==> flow/design.v <==
parameter ADD     = 4'b0000;
parameter SUB     = 4'b0001;
parameter AND     = 4'b0010;
parameter OR      = 4'b0011;
parameter XOR     = 4'b0100;
parameter NOT     = 4'b0101;
parameter MOV     = 4'b0110;
parameter NOP     = 4'b0111;
parameter LOAD    = 4'b1000;
parameter STORE   = 4'b1001;
parameter LOAD_IM = 4'b1010;
parameter BRN_Z   = 4'b1011;
parameter BRN_N   = 4'b1100;
parameter BRN_O   = 4'b1101;
parameter BRN     = 4'b1110;
module ALU  #(parameter N = 8) (
    input logic clk, arstn, rst, en,
    input logic [2:0] OP, 
    input logic signed [N-1:0] A, 
    input logic signed [N-1:0] B, 
    output logic  [2:0] ONZ,
    output logic signed [N-1:0] Result 
);
logic [2:0] temp_ONZ;
logic signed [N-1:0] temp_result;
always_comb begin
    logic Overflow;
    Overflow = 1'b0;
    case (OP)
        3'b000: begin  
            {Overflow, temp_result} = A + B;
            temp_ONZ[2] = Overflow ^ temp_result[N-1];
            temp_ONZ[1] = temp_result[N-1];
            temp_ONZ[0] = &(~temp_result);
        end
        3'b001: begin  
            {Overflow, temp_result} = A - B;
            temp_ONZ[2] = Overflow ^ temp_result[N-1];
            temp_ONZ[1] = temp_result[N-1];
            temp_ONZ[0] = &(~temp_result);
        end
        3'b010: begin  
            temp_result = A & B;
            temp_ONZ[2] = 0;
            temp_ONZ[1] = temp_result[N-1];
            temp_ONZ[0] = &(~temp_result);
        end
        3'b011: begin  
            temp_result = A | B;
            temp_ONZ[2] = 0;
            temp_ONZ[1] = temp_result[N-1];
            temp_ONZ[0] = &(~temp_result);
        end
        3'b100 : begin  
            temp_result = A ^ B;
            temp_ONZ[2] = 0;
            temp_ONZ[1] = temp_result[N-1];
            temp_ONZ[0] = &(~temp_result);
            end
        3'b101 : begin  
            {Overflow, temp_result} = A + 1;
            temp_ONZ[2] = Overflow ^ temp_result[N-1];
            temp_ONZ[1] = temp_result[N-1];
            temp_ONZ[0] = &(~temp_result);
            end
        3'b110 : begin  
            temp_result = A;
            temp_ONZ[2] = 0;
            temp_ONZ[1] = temp_result[N-1];
            temp_ONZ[0] = &(~temp_result);      
            end
        3'b111 : begin  
            temp_result = B;
            temp_ONZ[2] = 0;
            temp_ONZ[1] = temp_result[N-1];
            temp_ONZ[0] = &(~temp_result);
            end
        default: begin
            temp_ONZ = 3'h0;
            temp_result = 0;
        end
    endcase
end
always_ff @(posedge clk or negedge arstn) begin
    if (!arstn) begin
        Result <= 0;
    end
    else begin
        Result <= temp_result;
    end
end
always_ff @(posedge clk or negedge arstn) begin
    if (!arstn) begin
        ONZ <= 0;
    end 
    else if (rst) begin
        ONZ <= 0;
    end 
    else if (en) begin
        ONZ <= temp_ONZ;
    end
end
endmodule
module RF  #(parameter N = 8, parameter addressBits = 2) ( 
    input logic clk,
    input logic rst_n,
    input logic selectDestinationA,
    input logic selectDestinationB,
    input logic [1:0] selectSource,
    input logic [addressBits-1:0] writeAddress,
    input logic write_en,
    input logic [addressBits-1:0] readAddressA,
    input logic [addressBits-1:0] readAddressB,
    input logic [N-1:0] A, 
    input logic [N-1:0] B, 
    input logic [N-1:0] C, 
    output logic [N-1:0] destination1A,
    output logic [N-1:0] destination2A,
    output logic [N-1:0] destination1B,
    output logic [N-1:0] destination2B
);
    logic [N-1:0] mem [(2**addressBits)-1:0];
    logic [N-1:0] sourceData;
    logic [N-1:0] readA, readB;
    always_ff @(posedge clk, negedge rst_n) begin
        if(!rst_n) begin
            for(int i = 0; i < 2**addressBits; i++) begin
                if (i == 1) begin
                    mem[i] <= -1;
                end else begin
                    mem[i] <= 0;
                end
            end
        end else begin
            for(int i = 0; i < 2**addressBits; i++) begin
                if(write_en && writeAddress == i) begin
                    mem[i] <= sourceData;
                end
            end
        end
    end
    always_comb begin
        case (selectSource)
            2'b00: sourceData = A;
            2'b01: sourceData = B;
            2'b10: sourceData = C;
            default: sourceData = 0;
        endcase
        readA = 0;
        readB = 0;
        for(int i = 0; i < 2**addressBits; i++) begin
            if(readAddressA == i) begin
                readA = mem[i];
            end
            if(readAddressB == i) begin
                readB = mem[i];
            end
        end
        if(selectDestinationA) begin
            destination1A = 0;
            destination2A = readA;
        end else begin
            destination1A = readA;
            destination2A = 0;
        end
        if(selectDestinationB) begin
            destination1B = 0;
            destination2B = readB;
        end else begin
            destination1B = readB;
            destination2B = 0;
        end
    end
endmodule
module FSM #(
  parameter M = 4,  
  parameter N = 4,  
  parameter P = 6   
) (
  input  logic clk,
  input  logic rst_n,
  output logic ov_warning,
  output logic [  1:0] select_source,
  output logic [M-1:0] write_address,
  output logic             write_en,
  output logic [M-1:0] read_address_A, read_address_B,
  output logic select_destination_A, select_destination_B,
  output logic [N-1:0] immediate_value,
  output logic [2:0] OP,
  output logic       s_rst,
  input  logic [2:0] ONZ,
  output logic enable,
  input  logic [4+2*M-1:0] instruction_in,
  output logic              en_read_instr,
  output logic [P-1:0] read_address_instr,
  output logic SRAM_readEnable,
  output logic SRAM_writeEnable
);
parameter ADD     = 4'b0000;
parameter SUB     = 4'b0001;
parameter AND     = 4'b0010;
parameter OR      = 4'b0011;
parameter XOR     = 4'b0100;
parameter NOT     = 4'b0101;
parameter MOV     = 4'b0110;
parameter NOP     = 4'b0111;
parameter LOAD    = 4'b1000;
parameter STORE   = 4'b1001;
parameter LOAD_IM = 4'b1010;
parameter BRN_Z   = 4'b1011;
parameter BRN_N   = 4'b1100;
parameter BRN_O   = 4'b1101;
parameter BRN     = 4'b1110;
enum logic [1:0] { idle = 2'b11, fetch = 2'b00, decode = 2'b01, execute= 2'b10} state, next;
logic [  P-1:0] PC     ;
logic [  P-1:0] PC_next;
logic           ov     ;
logic           ov_reg ;
logic [2*M-1:0] offset ;
logic [3:0]       instruction_code;
logic [M-1:0]     ra, rb;
logic [2:0]       ONZ_next, ONZ_reg;
logic [4+2*M-1:0] instruction_next, instruction_reg;
assign ov_warning = ov_reg;
always @(posedge clk, negedge rst_n) begin
  if (!rst_n) begin
    state <= idle;
  end else begin
    state <= next;
  end
end
always_comb begin
  case (state)
    idle:    next = ov_reg ? idle : fetch;
    fetch:   next = decode;
    decode:  next = execute;
    execute: next = ov ? idle : fetch;
    default: next = idle;
  endcase
end
always_comb begin
  instruction_code     = 0;
  read_address_instr   = PC;
  en_read_instr        = 0;
  enable               = 0;
  read_address_A       = 0;
  read_address_B       = 0;
  OP                   = 0;
  select_destination_A = 0;
  select_destination_B = 0;
  SRAM_readEnable      = 0;
  SRAM_writeEnable     = 0;
  select_source        = 0;
  immediate_value      = 0;
  write_address        = 0;
  write_en             = 0;
  s_rst                = 0;
  PC_next              = PC;
  ONZ_next             = 0;
  ov                   = ov_reg;
  offset               = 1;
  ra                   = 0;
  rb                   = 0;
  instruction_next     = instruction_reg;
  case (state)
    idle: begin
      select_source        = 2'b00;
      write_address        = 0;
      write_en             = 1'b0;
      read_address_A       = 0;    
      read_address_B       = 0;
      select_destination_A = 1'b0;
      select_destination_B = 1'b0;
      immediate_value      = 0;
      OP                   = 3'b000;
      s_rst                = 1'b0;
      enable               = 1'b0;
      en_read_instr        = 1'b0;
      read_address_instr   = PC;
      offset               = 1;
      SRAM_readEnable      = 1'b0;
      SRAM_writeEnable     = 1'b0;
    end
    fetch: begin
      select_source        = 2'b00;
      write_address        = 0;
      write_en             = 1'b0;
      read_address_A       = 0;    
      read_address_B       = 0;
      select_destination_A = 1'b0;
      select_destination_B = 1'b0;
      immediate_value      = 0;
      OP                   = 3'b000;
      s_rst                = 1'b0;
      enable               = 1'b0;
      en_read_instr        = 1'b1;
      read_address_instr   = PC;
    end
    decode: begin 
      ONZ_next         = ONZ;
      instruction_next = instruction_in;
      instruction_code = instruction_in[4+2*M-1:2*M];
      ra               = instruction_in[2*M-1 : M];
      rb               = instruction_in[M-1:0];
      case (instruction_code)
        ADD, SUB, AND, OR, XOR     : begin
          read_address_A       = ra;    
          read_address_B       = rb;
          OP                   = instruction_code[2:0];
          enable               = 1'b1;
        end
        NOT     : begin
          read_address_A       = 1;    
          read_address_B       = rb;
          OP                   = 3'b100;
          enable               = 1'b1;
        end
        MOV     : begin
          read_address_A       = ra;    
          read_address_B       = rb;
          OP                   = 3'b111;
          enable               = 1'b1;
        end
        NOP     : begin
        end
        LOAD    : begin
          read_address_A       = ra;    
          read_address_B       = rb;
          select_destination_A = 1'b1;
          select_destination_B = 1'b1;
          SRAM_readEnable      = 1'b1;
        end
        STORE   : begin
          read_address_A       = rb;    
          read_address_B       = ra;
          select_destination_A = 1'b1;
          select_destination_B = 1'b1;
          SRAM_writeEnable     = 1'b1;
        end
        LOAD_IM : begin
          select_source        = 2'b10;
          write_address        = ra;
          write_en             = 1'b1;
          immediate_value      = $signed(rb);
        end
        BRN_Z, BRN_N, BRN_O, BRN : begin
          s_rst                = 1'b1;
        end
      endcase
    end
    execute: begin
      instruction_code = instruction_reg[4+2*M-1:2*M];
      ra               = instruction_reg[2*M-1 : M];
      rb               = instruction_reg[M-1:0];
      case (instruction_code)
        ADD, SUB, AND, OR, XOR, NOT, MOV: begin
          select_source        = 2'b00;
          write_address        = ra;
          write_en             = 1'b1;
          enable               = 1'b0;
          {ov,PC_next}         = PC+1;          
        end
        NOP     : begin
          {ov,PC_next}         = PC+1; 
        end
        LOAD    : begin
          select_source        = 2'b01;
          write_address        = ra;
          write_en             = 1'b1;
          {ov,PC_next}         = PC+1;
        end
        STORE   : begin
          {ov,PC_next}         = PC+1;
        end
        LOAD_IM : begin
          {ov,PC_next}         = PC+1;
        end
        BRN_Z   : begin
          s_rst = 0;
          if(ONZ_reg[0] == 1) 
            offset  = {ra, rb};
          else 
            offset = 1;
          if (offset[2*M-1]==1) begin
            {ov,PC_next} = PC - offset[2*M-2:0];
          end else begin
            {ov,PC_next} = PC + offset[2*M-2:0];
          end
        end
        BRN_N : begin
          s_rst = 0;
          if(ONZ_reg[1] == 1) 
            offset  = {ra, rb};
          else 
            offset = 1;
          if (offset[2*M-1]==1) begin
            {ov,PC_next} = PC - offset[2*M-2:0];
          end else begin
            {ov,PC_next} = PC + offset[2*M-2:0];
          end
        end
        BRN_O   : begin
          s_rst = 0;
          if(ONZ_reg[2] == 1) 
            offset  = {ra, rb};
          else 
            offset = 1;
          if (offset[2*M-1]==1) begin
            {ov,PC_next} = PC - offset[2*M-2:0];
          end else begin
            {ov,PC_next} = PC + offset[2*M-2:0];
          end
        end
        BRN     : begin
          s_rst  = 0;
          offset = {ra, rb};
          if (offset[2*M-1]==1) begin
            {ov,PC_next} = PC - offset[2*M-2:0];
          end else begin
            {ov,PC_next} = PC + offset[2*M-2:0];
          end
        end
      endcase
    end
  endcase
end
always_ff @(posedge clk, negedge rst_n) begin
  if (!rst_n) begin
    instruction_reg <= 0;
    ONZ_reg         <= 0;
    ov_reg          <= 0;
    PC              <= 0;
  end else begin
    instruction_reg <= instruction_next;
    ONZ_reg         <= ONZ_next;
    ov_reg          <= ov;
    PC              <= PC_next;
  end
end
endmodule
module microprocessor #(parameter N = 8, ROM_addressBits = 6, RF_addressBits = 3) (
  input  logic                           clk             ,
  input  logic                           rst_n           ,
  input  logic [ 3+2*(RF_addressBits):0] ROM_data        ,
  input  logic [                  N-1:0] SRAM_data       ,
  output logic                           overflowPC      ,
  output logic                           ROM_readEnable  ,
  output logic                           SRAM_readEnable ,
  output logic                           SRAM_writeEnable,
  output logic [    ROM_addressBits-1:0] ROM_address     ,
  output logic [(2**RF_addressBits)-1:0] SRAM_address    ,
  output logic [                  N-1:0] SRAM_data_in
);
  logic RF_selectDestA, RF_selectDestB, RF_writeEnable;
  logic [1:0] RF_selectSource;
  logic [RF_addressBits-1:0] RF_writeAddress, RF_readAddressA, RF_readAddressB;
  logic [N-1:0] RF_AluRes, RF_Im, RF_destAluA, RF_destAluB;
  RF #(.N(N), .addressBits(RF_addressBits)) rf (
    clk,
    rst_n,
    RF_selectDestA,
    RF_selectDestB,
    RF_selectSource,
    RF_writeAddress,
    RF_writeEnable,
    RF_readAddressA,
    RF_readAddressB,
    RF_AluRes, SRAM_data, RF_Im,
    RF_destAluA, SRAM_data_in, RF_destAluB, SRAM_address);
  logic ALU_rst, ALU_en;
  logic [2:0] ALU_OP, ALU_ONZ;
  ALU #(N) alu (
    clk,
    rst_n,
    ALU_rst,
    ALU_en,
    ALU_OP,
    RF_destAluA,
    RF_destAluB,
    ALU_ONZ,
    RF_AluRes
  );
  FSM #(.N(N), .M(RF_addressBits), .P(ROM_addressBits)) fsm (
    clk,
    rst_n,
    overflowPC,
    RF_selectSource,
    RF_writeAddress,
    RF_writeEnable,
    RF_readAddressA,
    RF_readAddressB,
    RF_selectDestA,
    RF_selectDestB,
    RF_Im,
    ALU_OP,
    ALU_rst,
    ALU_ONZ,
    ALU_en,
    ROM_data,
    ROM_readEnable,
    ROM_address,
    SRAM_readEnable,
    SRAM_writeEnable
  );
endmodule
Tool chain data of microprocessor
What the tools print for microprocessor, step after step. Lines are those of the file above, counted from 1. Library cell names are shortened. Not given: -

Top module: microprocessor. Clock input: clk. Library: sky130hd. Timing corner: tt_025C_1v80.

After elaboration
Counts by Yosys on the flattened word-level netlist (proc, flatten, opt, wreduce). Print and check cells are left out. Cells with the same type and inputs are merged into one.

For output and inout bits the number is 26. Under register bits after elaboration stands 97. The figure for bits of input ports is 20.

Reductions and logical operators: 40. For mux-type cells the number is 78. For bitwise gates (word level) the number is 15. The entry for equality and inequality tests reads 61. For $add $sub $neg the number is 12.

Operator list (number): 8-bit two-way mux (21); 6-bit two-way mux (11); 8-bit NOT (8); 8-bit AND reduction (8); 8-bit case mux with 8-bit select (1); 4-bit == test with constant B (14); 3-bit == test with constant B (16); 6-bit case mux with 5-bit select (1); 3-bit case mux with 2-bit select (5); 4-bit by 3-bit == test with 1-bit output with constant B (7); 6-bit by 5-bit adder with 7-bit output (4); 6-bit by 5-bit subtractor with 7-bit output (4); 7-bit two-way mux (4); 3-bit case mux with 3-bit select (3); 3-bit by 2-bit == test with 1-bit output with constant B (8); 8-bit case mux with 3-bit select (1); 4-bit by 2-bit == test with 1-bit output with constant B (4); 8-bit OR reduction (2); 8-bit case mux with 2-bit select (1); 1-bit case mux with 8-bit select (2); 7-bit OR reduction (2); 1-bit case mux with 2-bit select (7); 3-bit by 1-bit == test with 1-bit output with constant B (4); 3-bit logical NOT (4); 3-bit two-way mux (4); 11-bit OR reduction (1); 5-bit OR reduction (2); 10-bit two-way mux (1).

Not listed: further kinds 28, cells in them 56.

Depth
Longest topological path by Yosys (ltp), each cell counted once; first at word level (registers and memories cut), then after technology mapping (sequential cells cut; the memories' decode and read muxes count).

For depth in word-level cells the number is 20. The entry for ABC_AREA reads 0. For depth in mapped cells the number is 25. Under depth with buffers taken out stands 21.

After synthesis
The flow's flattened synthesis, as Yosys stat reports it; memories are mapped. The netlist is that of the ABC_AREA named above (0 if unset); the other value can give another one. Totals and module areas in this step are rounded.

Under flip-flops stands 99. The figure for area of sequential cells is 2500 sq um. The figure for cells in the netlist is 1103. The figure for chip area (Yosys) is 8500 sq um.

Cells by type: dfrtp_1 (number 90, total area 2252.16 sq um); ha_1 (number 53, total area 663.136 sq um); nand2_1 (number 154, total area 578.054 sq um); a21oi_1 (number 115, total area 575.552 sq um); o21ai_0 (number 112, total area 560.538 sq um); nor2_1 (number 96, total area 360.346 sq um); dfstp_2 (number 9, total area 236.477 sq um); xnor2_1 (number 21, total area 183.926 sq um); and2_1 (number 25, total area 156.4 sq um); nand3_1 (number 29, total area 145.139 sq um); o22ai_1 (number 22, total area 137.632 sq um); inv_1 (number 36, total area 135.13 sq um); clkbuf_1 (number 35, total area 131.376 sq um); nor2b_1 (number 21, total area 131.376 sq um); xor2_1 (number 15, total area 131.376 sq um); fa_1 (number 6, total area 120.115 sq um); mux2i_1 (number 10, total area 100.096 sq um); a22oi_1 (number 13, total area 97.594 sq um).

Not listed: further types 68, cells in them 241. The figures by module come from a second, unflattened synthesis with its own total; it is not the netlist above.

Cells (unflattened synthesis): 1103. For area (unflattened synthesis) the number is 9200 sq um.

Each row is one instance without its submodules.

Modules: RF (instances 1, sequential area 1600 sq um, cells 438, area 4000 sq um); FSM (instances 1, sequential area 600 sq um, cells 378, area 2900 sq um); ALU (N=8) (instances 1, sequential area 280 sq um, cells 287, area 2300 sq um); microprocessor (instances 1, sequential area 0.0 sq um, cells 0, area 0.0 sq um).

Timing after synthesis
Source: OpenSTA report_checks on the synthesized netlist (no wires, ideal clock, input and output delay 20% of the period each), path of least setup slack; recovery checks are left aside. Register names are those of the netlist, which keeps one name where synthesis merged equal registers.

Path kind: input-to-reg. Start point: input port ROM_data[7]. End point: register alu.ONZ[0]. Under arrival time stands 5.107 ns. The figure for external input delay is 1.200 ns. Slack: 0.790 ns. Under setup time stands 0.103 ns. Under driving pins on the path stands 23. For path delay the number is 4.010 ns. The entry for required time reads 5.897 ns. Under clock period stands 6.0 ns. The entry for buffers on the path reads 3. For launch time at the first pin the number is 1.200 ns. The figure for period reached after synthesis is 5.21 ns.

"path delay" is the arrival time less input delay plus setup time. "driving pins on the path" counts driving pins, that of a launching flip-flop among them; a cell with two outputs on the path counts twice. "period reached after synthesis" = period - worst setup slack (recovery checks aside). The figure is calculated, with input and output delays left at 20% of the set period. Between the ends stands the longest chain of elaborated cells between them, by number of cells; it is not shown to be the way that was timed. Of several equally long chains one is given. A line is the first line of the expression or statement that the cell stems from. Yosys adds cells for indexed reads and writes and turns some case tables into memories. A register here has more assigning lines than the two given.

Path through: buf_4 o21ai_2 a2bb2o_1 a22o_1 clkbuf_1 and3_1 buf_2 nand2_1 nor2_1 a311oi_1 and2_1 ha_1 inv_1 fa_1 nor2b_1 o21ai_0 a21oi_1 o31ai_1 a21boi_0 or4_1 o21ai_0 a22oi_1 o41ai_2. Cells in the longest elaborated chain: 20. For elaborated cells on any way between the ends the number is 99. Classes of those cells: add/sub (3); eq/ne (33); mux (33); logic (11); reduce/logical (19).

RTL lines, path after synthesis: from (decl) (RTL line 444) `input  logic [ 3+2*(RF_addressBits):0] ROM_data        ,`; 4-bit == test (RTL line 305) `case (instruction_code)`; 7-bit OR reduction; 3-bit case mux with 3-bit select (RTL line 305); 3-bit case mux with 2-bit select (RTL line 265) `case (state)`; 3-bit logical NOT (RTL line 152) `if(readAddressA == i) begin`; 8-bit two-way mux (8 in a row) (RTL line 152); 8-bit two-way mux (RTL line 159) `if(selectDestinationA) begin`; 8-bit by 2-bit adder with 9-bit output (RTL line 61) `{Overflow, temp_result} = A + 1;`; 8-bit NOT (RTL line 64) `temp_ONZ[0] = &(~temp_result);`; 8-bit AND reduction (RTL line 64); 1-bit case mux with 8-bit select (RTL line 29) `case (OP)`; 3-bit two-way mux (RTL line 99) `else if (en) begin`; 3-bit two-way mux (RTL line 96) `else if (rst) begin`; to (assign) (RTL line 97) `ONZ <= 0;`; to (assign) (RTL line 100) `ONZ <= temp_ONZ;`; to (decl) (RTL line 21) `output logic  [2:0] ONZ,`.

Path in the finished layout
From the final timing report of job 1: the path of least setup slack in the routed layout; clock arrival at registers is part of the times.

Path kind: input-to-output. Start point: input port ROM_data[9]. End point: output port SRAM_data_in[4]. Under clock period stands 9.41 ns. Under driving pins on the path stands 10. Slack: 1.34 ns. Under arrival time stands 6.19 ns. The entry for required time reads 7.53 ns. Output delay: 1.88 ns. The figure for external input delay is 1.88 ns. For launch time at the first pin the number is 1.88 ns. The entry for buffers on the path reads 2.

Between the ends stands the longest chain of elaborated cells between them, by number of cells; it is not shown to be the way that was timed. Of several equally long chains one is given.

Path through: clkdlybuf4s50_1 o21ai_2 a2bb2o_1 a22oi_1 nor2_1 nand3_1 a32oi_1 a311oi_1 and2_1 clkdlybuf4s50_1. Cells in the longest elaborated chain: 14. For elaborated cells on any way between the ends the number is 32. Classes of those cells: eq/ne (15); mux (13); reduce/logical (4).

RTL lines, path after layout: from (decl) (RTL line 444) `input  logic [ 3+2*(RF_addressBits):0] ROM_data        ,`; 4-bit == test (RTL line 305) `case (instruction_code)`; 7-bit OR reduction; 3-bit case mux with 3-bit select (RTL line 305); 3-bit case mux with 2-bit select (RTL line 265) `case (state)`; 3-bit logical NOT (RTL line 152) `if(readAddressA == i) begin`; 8-bit two-way mux (8 in a row) (RTL line 152); 8-bit two-way mux (RTL line 159) `if(selectDestinationA) begin`; to (decl) (RTL line 452) `output logic [                  N-1:0] SRAM_data_in`.

FLOW RESULTS
============

Module microprocessor, platform sky130hd: 5 stored runs of the flow (Yosys, OpenROAD) with differing settings, in no particular order. Input and output delays are each 20% of the period that was set; the output load is 0.01 pF. "achieved period": clock period set for the run, less the worst setup slack. It is reckoned from that one timing run; input and output delays stay at 20% of the period that was set. Measured values are rounded.

Job 1 has these settings: ABC_AREA 0; CELL_PAD_IN_SITES_DETAIL_PLACEMENT 0; CORE_UTILIZATION 51; CTS_CLUSTER_DIAMETER 207; PLACE_DENSITY_LB_ADDON 0.13; period_ns 9.41; CAP_MARGIN 20; CORE_MARGIN 2; SLEW_MARGIN 20. The post-synthesis cell area stands at 8,500 sq um. The measured area of the die is 18,000 sq um. The measured utilization of the finished layout is 57%. The setup slack of the worst path stands at 1.3 ns. The setup TNS comes to 0.000 ns. For the final worst hold slack the run shows 0.45 ns. The achieved period stands at 8.072 ns.

Job 2 has these settings: CORE_ASPECT_RATIO 0.69; CORE_UTILIZATION 58; HOLD_SLACK_MARGIN 0.07; PLACE_DENSITY_LB_ADDON 0.22; SETUP_SLACK_MARGIN -0.2; period_ns 4.62; CAP_MARGIN 20; CORE_MARGIN 2; SLEW_MARGIN 20. The post-synthesis cell area stands at 8,500 sq um. The measured area of the die is 16,000 sq um. The measured utilization of the finished layout is 77%. The setup slack of the worst path stands at -0.14 ns. The setup TNS comes to -0.54 ns. For the final worst hold slack the run shows 0.46 ns. The achieved period stands at 4.763 ns.

Job 3 has these settings: CORE_UTILIZATION 65; period_ns 5.85; CAP_MARGIN 20; CORE_MARGIN 2; SLEW_MARGIN 20. The post-synthesis cell area stands at 8,500 sq um. The measured area of the die is 14,000 sq um. The measured utilization of the finished layout is 77%. The setup slack of the worst path stands at 0.30 ns. The setup TNS comes to 0.000 ns. For the final worst hold slack the run shows 0.48 ns. The achieved period stands at 5.547 ns.

Job 4 has these settings: ABC_AREA 0; CELL_PAD_IN_SITES_DETAIL_PLACEMENT 0; CORE_UTILIZATION 51; CTS_CLUSTER_DIAMETER 80; CTS_CLUSTER_SIZE 82; HOLD_SLACK_MARGIN 0.01; MAX_ROUTING_LAYER met4; PLACE_DENSITY 0.45; TNS_END_PERCENT 80; period_ns 5.2; CAP_MARGIN 20; CORE_MARGIN 2; SLEW_MARGIN 20. The post-synthesis cell area stands at 8,500 sq um. The measured area of the die is 18,000 sq um. The measured utilization of the finished layout is 67%. The setup slack of the worst path stands at -0.016 ns. The setup TNS comes to -0.016 ns. For the final worst hold slack the run shows 0.45 ns. The achieved period stands at 5.216 ns.

Job 5 has these settings: ABC_AREA 1; CELL_PAD_IN_SITES_DETAIL_PLACEMENT 1; CORE_ASPECT_RATIO 1.83; CORE_MARGIN 6; CORE_UTILIZATION 23; CTS_CLUSTER_DIAMETER 187; CTS_CLUSTER_SIZE 76; MIN_ROUTING_LAYER met2; PLACE_DENSITY_LB_ADDON 0.14; SLEW_MARGIN 40; TNS_END_PERCENT 45; period_ns 6.0; CAP_MARGIN 20. The post-synthesis cell area stands at 8,400 sq um. The measured area of the die is 41,000 sq um. The measured utilization of the finished layout is 28%. The setup slack of the worst path stands at 0.33 ns. The setup TNS comes to 0.000 ns. For the final worst hold slack the run shows 0.41 ns. The achieved period stands at 5.672 ns.
